==> flow/design.v <==
module mul(
    input         mul_clk,
    input         resetn,
    input         mul_signed,
    input  [31:0] x,
    input  [31:0] y,
    input         de_to_ex_valid,
    input         ex_allowin,
    output [63:0] result
);
    wire [16:0] booth_c;                              
    wire [63:0] booth_part_prod [16:0];               
    wire [16:0] part_prod [63:0];                     
    wire [63:0] x_mul = {{32{x[31]&mul_signed}}, x}; 
    wire [33:0] y_mul = {{ 2{y[31]&mul_signed}}, y};
    genvar j;
    generate
    for(j = 0; j < 17; j = j + 1) begin : booth
        if(j == 0) begin
          booth_2b booth_0(
                            .Y({y_mul[1:0], 1'b0}), 
                            .X(x_mul             ),
                            .P(booth_part_prod[0]), 
                            .C(booth_c[0]        )
                          );
        end else begin
          booth_2b booth(
                            .Y(y_mul[2*j+1:2*j-1]), 
                            .X(x_mul<<(2*j)      ), 
                            .P(booth_part_prod[j]), 
                            .C(booth_c[j]        )
                        );
        end
    end
    endgenerate
    genvar k;
    generate
    for(k = 0; k < 64; k = k + 1)
        begin: switch
            assign part_prod[k] = {
                                        booth_part_prod[16][k],
                                        booth_part_prod[15][k], 
                                        booth_part_prod[14][k], 
                                        booth_part_prod[13][k], 
                                        booth_part_prod[12][k], 
                                        booth_part_prod[11][k], 
                                        booth_part_prod[10][k], 
                                        booth_part_prod[ 9][k], 
                                        booth_part_prod[ 8][k], 
                                        booth_part_prod[ 7][k], 
                                        booth_part_prod[ 6][k], 
                                        booth_part_prod[ 5][k], 
                                        booth_part_prod[ 4][k], 
                                        booth_part_prod[ 3][k], 
                                        booth_part_prod[ 2][k], 
                                        booth_part_prod[ 1][k], 
                                        booth_part_prod[ 0][k]
                                  };
        end
    endgenerate
    reg  [16:0] booth_c_r;               
    reg  [16:0] part_prod_r[63:0];       
    wire [13:0] c[63:0];                 
    wire [63:0] add_src1, add_src2;      
    always @(posedge mul_clk)
    begin
        if(de_to_ex_valid & ex_allowin) begin
                booth_c_r <= booth_c;
        end
    end
    genvar m;
    generate
        for(m = 0; m < 64; m = m + 1) begin : part_prod_trans
            always @(posedge mul_clk)
            begin
                if(de_to_ex_valid & ex_allowin) begin
                    part_prod_r[m] <= part_prod[m];
                end
            end
        end
    endgenerate
    assign c[0] = booth_c_r[13:0];
    assign add_src2[0] = booth_c_r[14];
    genvar i;
    generate
    for(i = 0; i < 64; i = i + 1) 
    begin: wallace
        if(i < 63) begin
            wallace_16 wallace(
                                    .cin    (c[i]          ), 
                                    .data_in(part_prod_r[i]), 
                                    .cout   (c[i+1]        ), 
                                    .C      (add_src2[i+1] ), 
                                    .S      (add_src1[i]   )
                               );
        end else begin
            wallace_16 wallace_63(
                                    .cin    (c[63]          ),
                                    .data_in(part_prod_r[63]), 
                                    .S      (add_src1[63]   )
                                 );
        end
    end
    endgenerate
    assign result = add_src1 + add_src2 + booth_c_r[15] + booth_c_r[16];
endmodule
module booth_2b(
    input [2:0] Y,
    input [63:0] X,
    output [63:0] P,
    output C
);
    assign P = Y==3'b001 ? X      :
               Y==3'b010 ? X      :
               Y==3'b011 ? X<<1   :
               Y==3'b100 ? ~(X<<1):
               Y==3'b101 ? ~X     :
               Y==3'b110 ? ~X     :
                           68'd0;
    assign C = Y==3'b100 || Y==3'b101 || Y==3'b110;
endmodule
module wallace_16(
    input  [13:0] cin,
    input  [16:0] data_in,
    output [13:0] cout,
    output        C,
    output        S
);
    wire B1_2, A1_2, C1_3, B1_3, A1_3, A2_0, C2_1, B2_1, A2_1, B3_1, A3_1, A4_0, B4_0, A5_0;
    function [1:0] Add_1;
        input A, B, CIN;
        begin
          Add_1 = A + B + CIN;
        end
    endfunction
    assign {cout[ 0], B1_2} = Add_1(data_in[ 4], data_in[ 3], data_in[ 2]),
           {cout[ 1], A1_2} = Add_1(data_in[ 7], data_in[ 6], data_in[ 5]),
           {cout[ 2], C1_3} = Add_1(data_in[10], data_in[ 9], data_in[ 8]),
           {cout[ 3], B1_3} = Add_1(data_in[13], data_in[12], data_in[11]),
           {cout[ 4], A1_3} = Add_1(data_in[16], data_in[15], data_in[14]),
           {cout[ 5], A2_0} = Add_1(    cin[ 2],     cin[ 1],     cin[ 0]),
           {cout[ 6], C2_1} = Add_1(data_in[ 0],     cin[ 4],     cin[ 3]),
           {cout[ 7], B2_1} = Add_1(       A1_2,        B1_2, data_in[ 1]),
           {cout[ 8], A2_1} = Add_1(       A1_3,        B1_3,        C1_3),
           {cout[ 9], B3_1} = Add_1(       A2_0,     cin[ 6],     cin[ 5]),
           {cout[10], A3_1} = Add_1(       A2_1,        B2_1,        C2_1),
           {cout[11], B4_0} = Add_1(    cin[ 9],     cin[ 8],     cin[ 7]),
           {cout[12], A4_0} = Add_1(       A3_1,        B3_1,     cin[10]),
           {cout[13], A5_0} = Add_1(       A4_0,        B4_0,     cin[11]),
           {C       , S   } = Add_1(       A5_0,     cin[13],     cin[12]);
endmodule
# [Tool chain data of mul]
# The steps from the RTL of mul to its reports follow in flow order.
# Line numbers count from 1 in the design file above.
# Cell names lack the library's common part.
# A cell with -- has no value.
[inputs] top="mul" clock="mul_clk" cell_library="sky130hd" pvt_corner="tt_025C_1v80"

# [After elaboration]
# Source: Yosys, flattened and elaborated. Widths are those after wreduce. Registers that Yosys merges into a memory's read port (data or address) are not register bits. Print and check cells do not count.
[bits] register_bits=1105 inputBits=69 word_cells=2544
[op_classes] n_addsub=1923 equal=99 n_mux=99 logic=37 reduce_and_logical=49
[op_table] cell="two-way mux 64 bit" count=99
[op_table] cell="NOT 64 bit" count=34
[op_table] cell="adder 1 x 1 -> 2 bit" count=945
[op_table] cell="adder 2 x 1 -> 2 bit" count=945
[op_table] cell="equality test 3 bit (second input constant)" count=48
[op_table] cell="adder 64 x 1 -> 64 bit" count=2
[op_table] cell="equality test 3 x 2 -> 1 bit (second input constant)" count=32
[op_table] cell="adder 64 bit" count=1
[op_table] cell="equality test 3 x 1 -> 1 bit (second input constant)" count=16
[op_table] cell="OR reduction 3 bit" count=16
[op_table] cell="logical OR 1 bit" count=33
[op_table] cell="adder 1 bit" count=30
[op_table] cell="equality test 2 bit (second input constant)" count=2
[op_table] cell="AND 1 bit" count=3
[op_table] cell="equality test 2 x 1 -> 1 bit (second input constant)" count=1

# [Depth]
# Longest topological path by Yosys (ltp), each cell counted once; first at word level (registers and memories cut), then after technology mapping (sequential cells cut; the memories' decode and read muxes count).
[depth] depth_word=15 ABC_AREA=0 depth_mapped=23 ltp_nobuf=23

# [After synthesis]
# Yosys stat after the flow's synthesis: flattened, memories mapped to cells. It holds for the ABC_AREA given above (unset counts as 0); a run with the other value may have another netlist.
# The area totals of this step are shown rounded.
[types] type="edfxtp_1" count=609 type_area_um2=1.83E+04
[types] type="fa_1" count=770 type_area_um2=1.54E+04
[types] type="xor2_1" count=509 type_area_um2=4.46E+03
[types] type="a22oi_1" count=447 type_area_um2=3.36E+03
[types] type="inv_1" count=722 type_area_um2=2.71E+03
[types] type="o21ai_0" count=512 type_area_um2=2.56E+03
[types] type="ha_1" count=139 type_area_um2=1.74E+03
[types] type="clkbuf_1" count=345 type_area_um2=1.29E+03
[types] type="xnor2_1" count=71 type_area_um2=621.846
[types] type="a21oi_1" count=123 type_area_um2=615.59
[types] type="and2_1" count=64 type_area_um2=400.384
[types] type="nand2_1" count=106 type_area_um2=397.882
[types] type="nor2_1" count=95 type_area_um2=356.592
[types] type="a21o_1" count=42 type_area_um2=315.302
[types] type="buf_1" count=70 type_area_um2=262.752
[types] type="nand3_1" count=44 type_area_um2=220.211
[types] type="a221o_1" count=19 type_area_um2=190.182
[types] type="nor2b_1" count=22 type_area_um2=137.632
# Other cell types: 60; their cells: 249.
[mapped] cell_count=4958 area_mm2=0.05526 sequential_area_mm2=0.01829 flip_flops=609 buffers=429
# The figures by module come from a second, unflattened synthesis with its own total; it is not the netlist above.
[hier_totals] hier_cells=9878 hier_area_mm2=0.1081
# Each row is one instance without its submodules.
[by_module] mod="booth_2b" instances=17 cells=236 mod_area_mm2=0.002305
[by_module] mod="mul" instances=1 cells=1706 mod_area_mm2=0.03774
[by_module] mod="wallace_16" instances=64 cells=65 mod_area_mm2=0.000488

# [Timing after synthesis]
# OpenSTA on the mapped netlist: ideal clock, no wires. The path of least setup slack (recovery checks aside). Input and output delay are each 20% of the period. Register names are those of the netlist, which keeps one name where synthesis merged equal registers.
[synth_path] path_kind="input port to flip-flop" startpoint="input ex_allowin" endpoint="register booth_c_r[0]" clock_period_ns=12.0 in_delay_ns=2.400 setup_time_ns=1.052 launch_ns=2.400 t_arrival_ns=16.053 required_time_ns=10.948 path_slack_ns=-5.105 path_delay_ns=14.705 stages=1 synth_period_reached_ns=17.105
# "path_delay_ns" is the arrival time less input delay plus setup time.
# "stages": output pins that drive a net of the path, with the launching flip-flop's if there is one; two outputs of one cell count as two.
# "synth_period_reached_ns" is the clock period less the worst setup slack; recovery checks do not enter. This is arithmetic on one report: input and output delays are still those of the set period (20% each).
# The rows between start and end are the longest chain of elaborated cells between them; the timing report does not say that the signal goes this way. Where chains are equally long, one stands for them.
# Each line given opens the expression or statement behind the cell; cells for indexed reads and writes are added by Yosys, which also makes memories of some case tables.
[synth_via] path_cell_list="and2_1" elab_chain_len=1 cone_cells=1
[synth_lines] element="start, declared" line=8 text="input         ex_allowin,"
[synth_lines] element="AND 1 bit" line=67 text="if(de_to_ex_valid & ex_allowin) begin"
[synth_lines] element="end, assigned" line=68 text="booth_c_r <= booth_c;"
[synth_lines] element="end, declared" line=61 text="reg  [16:0] booth_c_r;"

# [Path in the finished layout]
# Path of least setup slack in the final report of entry B (OpenROAD, finished layout, wires in). Where an end is a register, its clock arrival counts in the times.
[layout_path] path_kind="flip-flop to output port" startpoint="register part_prod_r[0][16]" endpoint="output result[58]" clock_period_ns=12.0 output_delay_ns=2.40 launch_ns=0.63 t_arrival_ns=9.19 required_time_ns=9.60 path_slack_ns=0.41 stages=24
# The rows between start and end are the longest chain of elaborated cells between them; the timing report does not say that the signal goes this way. Where chains are equally long, one stands for them.
[layout_via] path_cell_list="edfxtp_1 > fa_1 > buf_4 > inv_1 > buf_4 > fa_1 > fa_1 > fa_1 > fa_1 > inv_1 > fa_1 > ha_1 > ha_1 > and3_1 > nand3_1 > a2111oi_2 > o31ai_2 > buf_4 > a21o_1 > or3_4 > a21oi_4 > o22ai_1 > xnor2_1 > clkdlybuf4s50_1" elab_chain_len=15 cone_cells=45 cone_lines=2
[layout_lines] element="start, declared" line=62 text="reg  [16:0] part_prod_r[63:0];"
[layout_lines] element="start, assigned" line=77 text="part_prod_r[m] <= part_prod[m];"
[layout_lines] element="adder 1 x 1 -> 2 bit" line=133 text="Add_1 = A + B + CIN;"
[layout_lines] element="adder 2 x 1 -> 2 bit" line=133
[layout_lines] element="adder 1 x 1 -> 2 bit" line=133
[layout_lines] element="adder 2 x 1 -> 2 bit" line=133
[layout_lines] element="adder 1 x 1 -> 2 bit" line=133
[layout_lines] element="adder 2 x 1 -> 2 bit" line=133
[layout_lines] element="adder 1 x 1 -> 2 bit" line=133
[layout_lines] element="adder 2 x 1 -> 2 bit" line=133
[layout_lines] element="adder 1 x 1 -> 2 bit" line=133
[layout_lines] element="adder 2 x 1 -> 2 bit" line=133
[layout_lines] element="adder 1 x 1 -> 2 bit" line=133
[layout_lines] element="adder 2 x 1 -> 2 bit" line=133
[layout_lines] element="adder 64 bit" line=105 text="assign result = add_src1 + add_src2 + booth_c_r[15] + booth_c_r[16];"
[layout_lines] element="adder 64 x 1 -> 64 bit x2" line=105
[layout_lines] element="end, declared" line=9 text="output [63:0] result"

# Stored flow runs of mul (4 of them; Yosys, OpenROAD, sky130hd). They differ in their settings and are not a sequence. Constraints: input delay and output delay 20% of the set period each, output load 0.01 pF.
# By "achievedPeriod_ns" is meant the clock period of the run minus its worst setup slack. This is arithmetic on one report: input and output delays are still those of the set period (20% each).
# "critical_path_time_ns" is the time allowed to the run's worst setup path (the clock period less input and output delay, where it has them) less its slack. Clock arrival times count: a late capture clock shortens it, a late launch clock lengthens it.
# The results are shown rounded.
run="entry A" settings ABC_AREA=0 CORE_MARGIN=2 CORE_UTILIZATION=43 CTS_CLUSTER_DIAMETER=270 GPL_ROUTABILITY_DRIVEN=0 GPL_TIMING_DRIVEN=0 HOLD_SLACK_MARGIN=0.05 MIN_ROUTING_LAYER="met2" PLACE_DENSITY_LB_ADDON=0.15 TNS_END_PERCENT=25 period_ns=8.6 CAP_MARGIN=20 SLEW_MARGIN=20
run="entry A" outcome="not finished: routing ended with error GRT-0116"
run="entry B" settings CORE_UTILIZATION=40 period_ns=12.0 CAP_MARGIN=20 CORE_MARGIN=2 SLEW_MARGIN=20
run="entry B" results achievedPeriod_ns=11.589 timing.setup.ws_ns=0.411 design_die_area_mm2=0.1411 final_util_pct=43.9 synthArea_mm2=0.05526 critical_path_time_ns=9.19 worst_setup_path_type="flip-flop to output port" holdWs_ns=2.330 layout_stdcell_area_mm2=0.06033
run="entry C" settings CAP_MARGIN=30 CORE_MARGIN=7 CTS_CLUSTER_DIAMETER=202 GPL_ROUTABILITY_DRIVEN=1 GPL_TIMING_DRIVEN=0 PLACE_DENSITY_LB_ADDON=0.05 period_ns=15.7 CORE_UTILIZATION=40 SLEW_MARGIN=20
run="entry C" results achievedPeriod_ns=12.996 timing.setup.ws_ns=2.704 design_die_area_mm2=0.1487 final_util_pct=45.9 synthArea_mm2=0.05526 critical_path_time_ns=9.86 worst_setup_path_type="flip-flop to output port" holdWs_ns=3.098 layout_stdcell_area_mm2=0.06299
run="entry D" settings ABC_AREA=1 CAP_MARGIN=30 CELL_PAD_IN_SITES_DETAIL_PLACEMENT=1 CELL_PAD_IN_SITES_GLOBAL_PLACEMENT=3 CORE_ASPECT_RATIO=1.27 CORE_MARGIN=6 CORE_UTILIZATION=66 CTS_CLUSTER_SIZE=59 GPL_ROUTABILITY_DRIVEN=1 GPL_TIMING_DRIVEN=0 HOLD_SLACK_MARGIN=0.25 MAX_ROUTING_LAYER="met4" MIN_ROUTING_LAYER="met2" PLACE_DENSITY_LB_ADDON=0.04 SETUP_SLACK_MARGIN=1.23 SLEW_MARGIN=5 TNS_END_PERCENT=5 period_ns=7.25
run="entry D" outcome="not finished: placement ended with error FLW-0024"
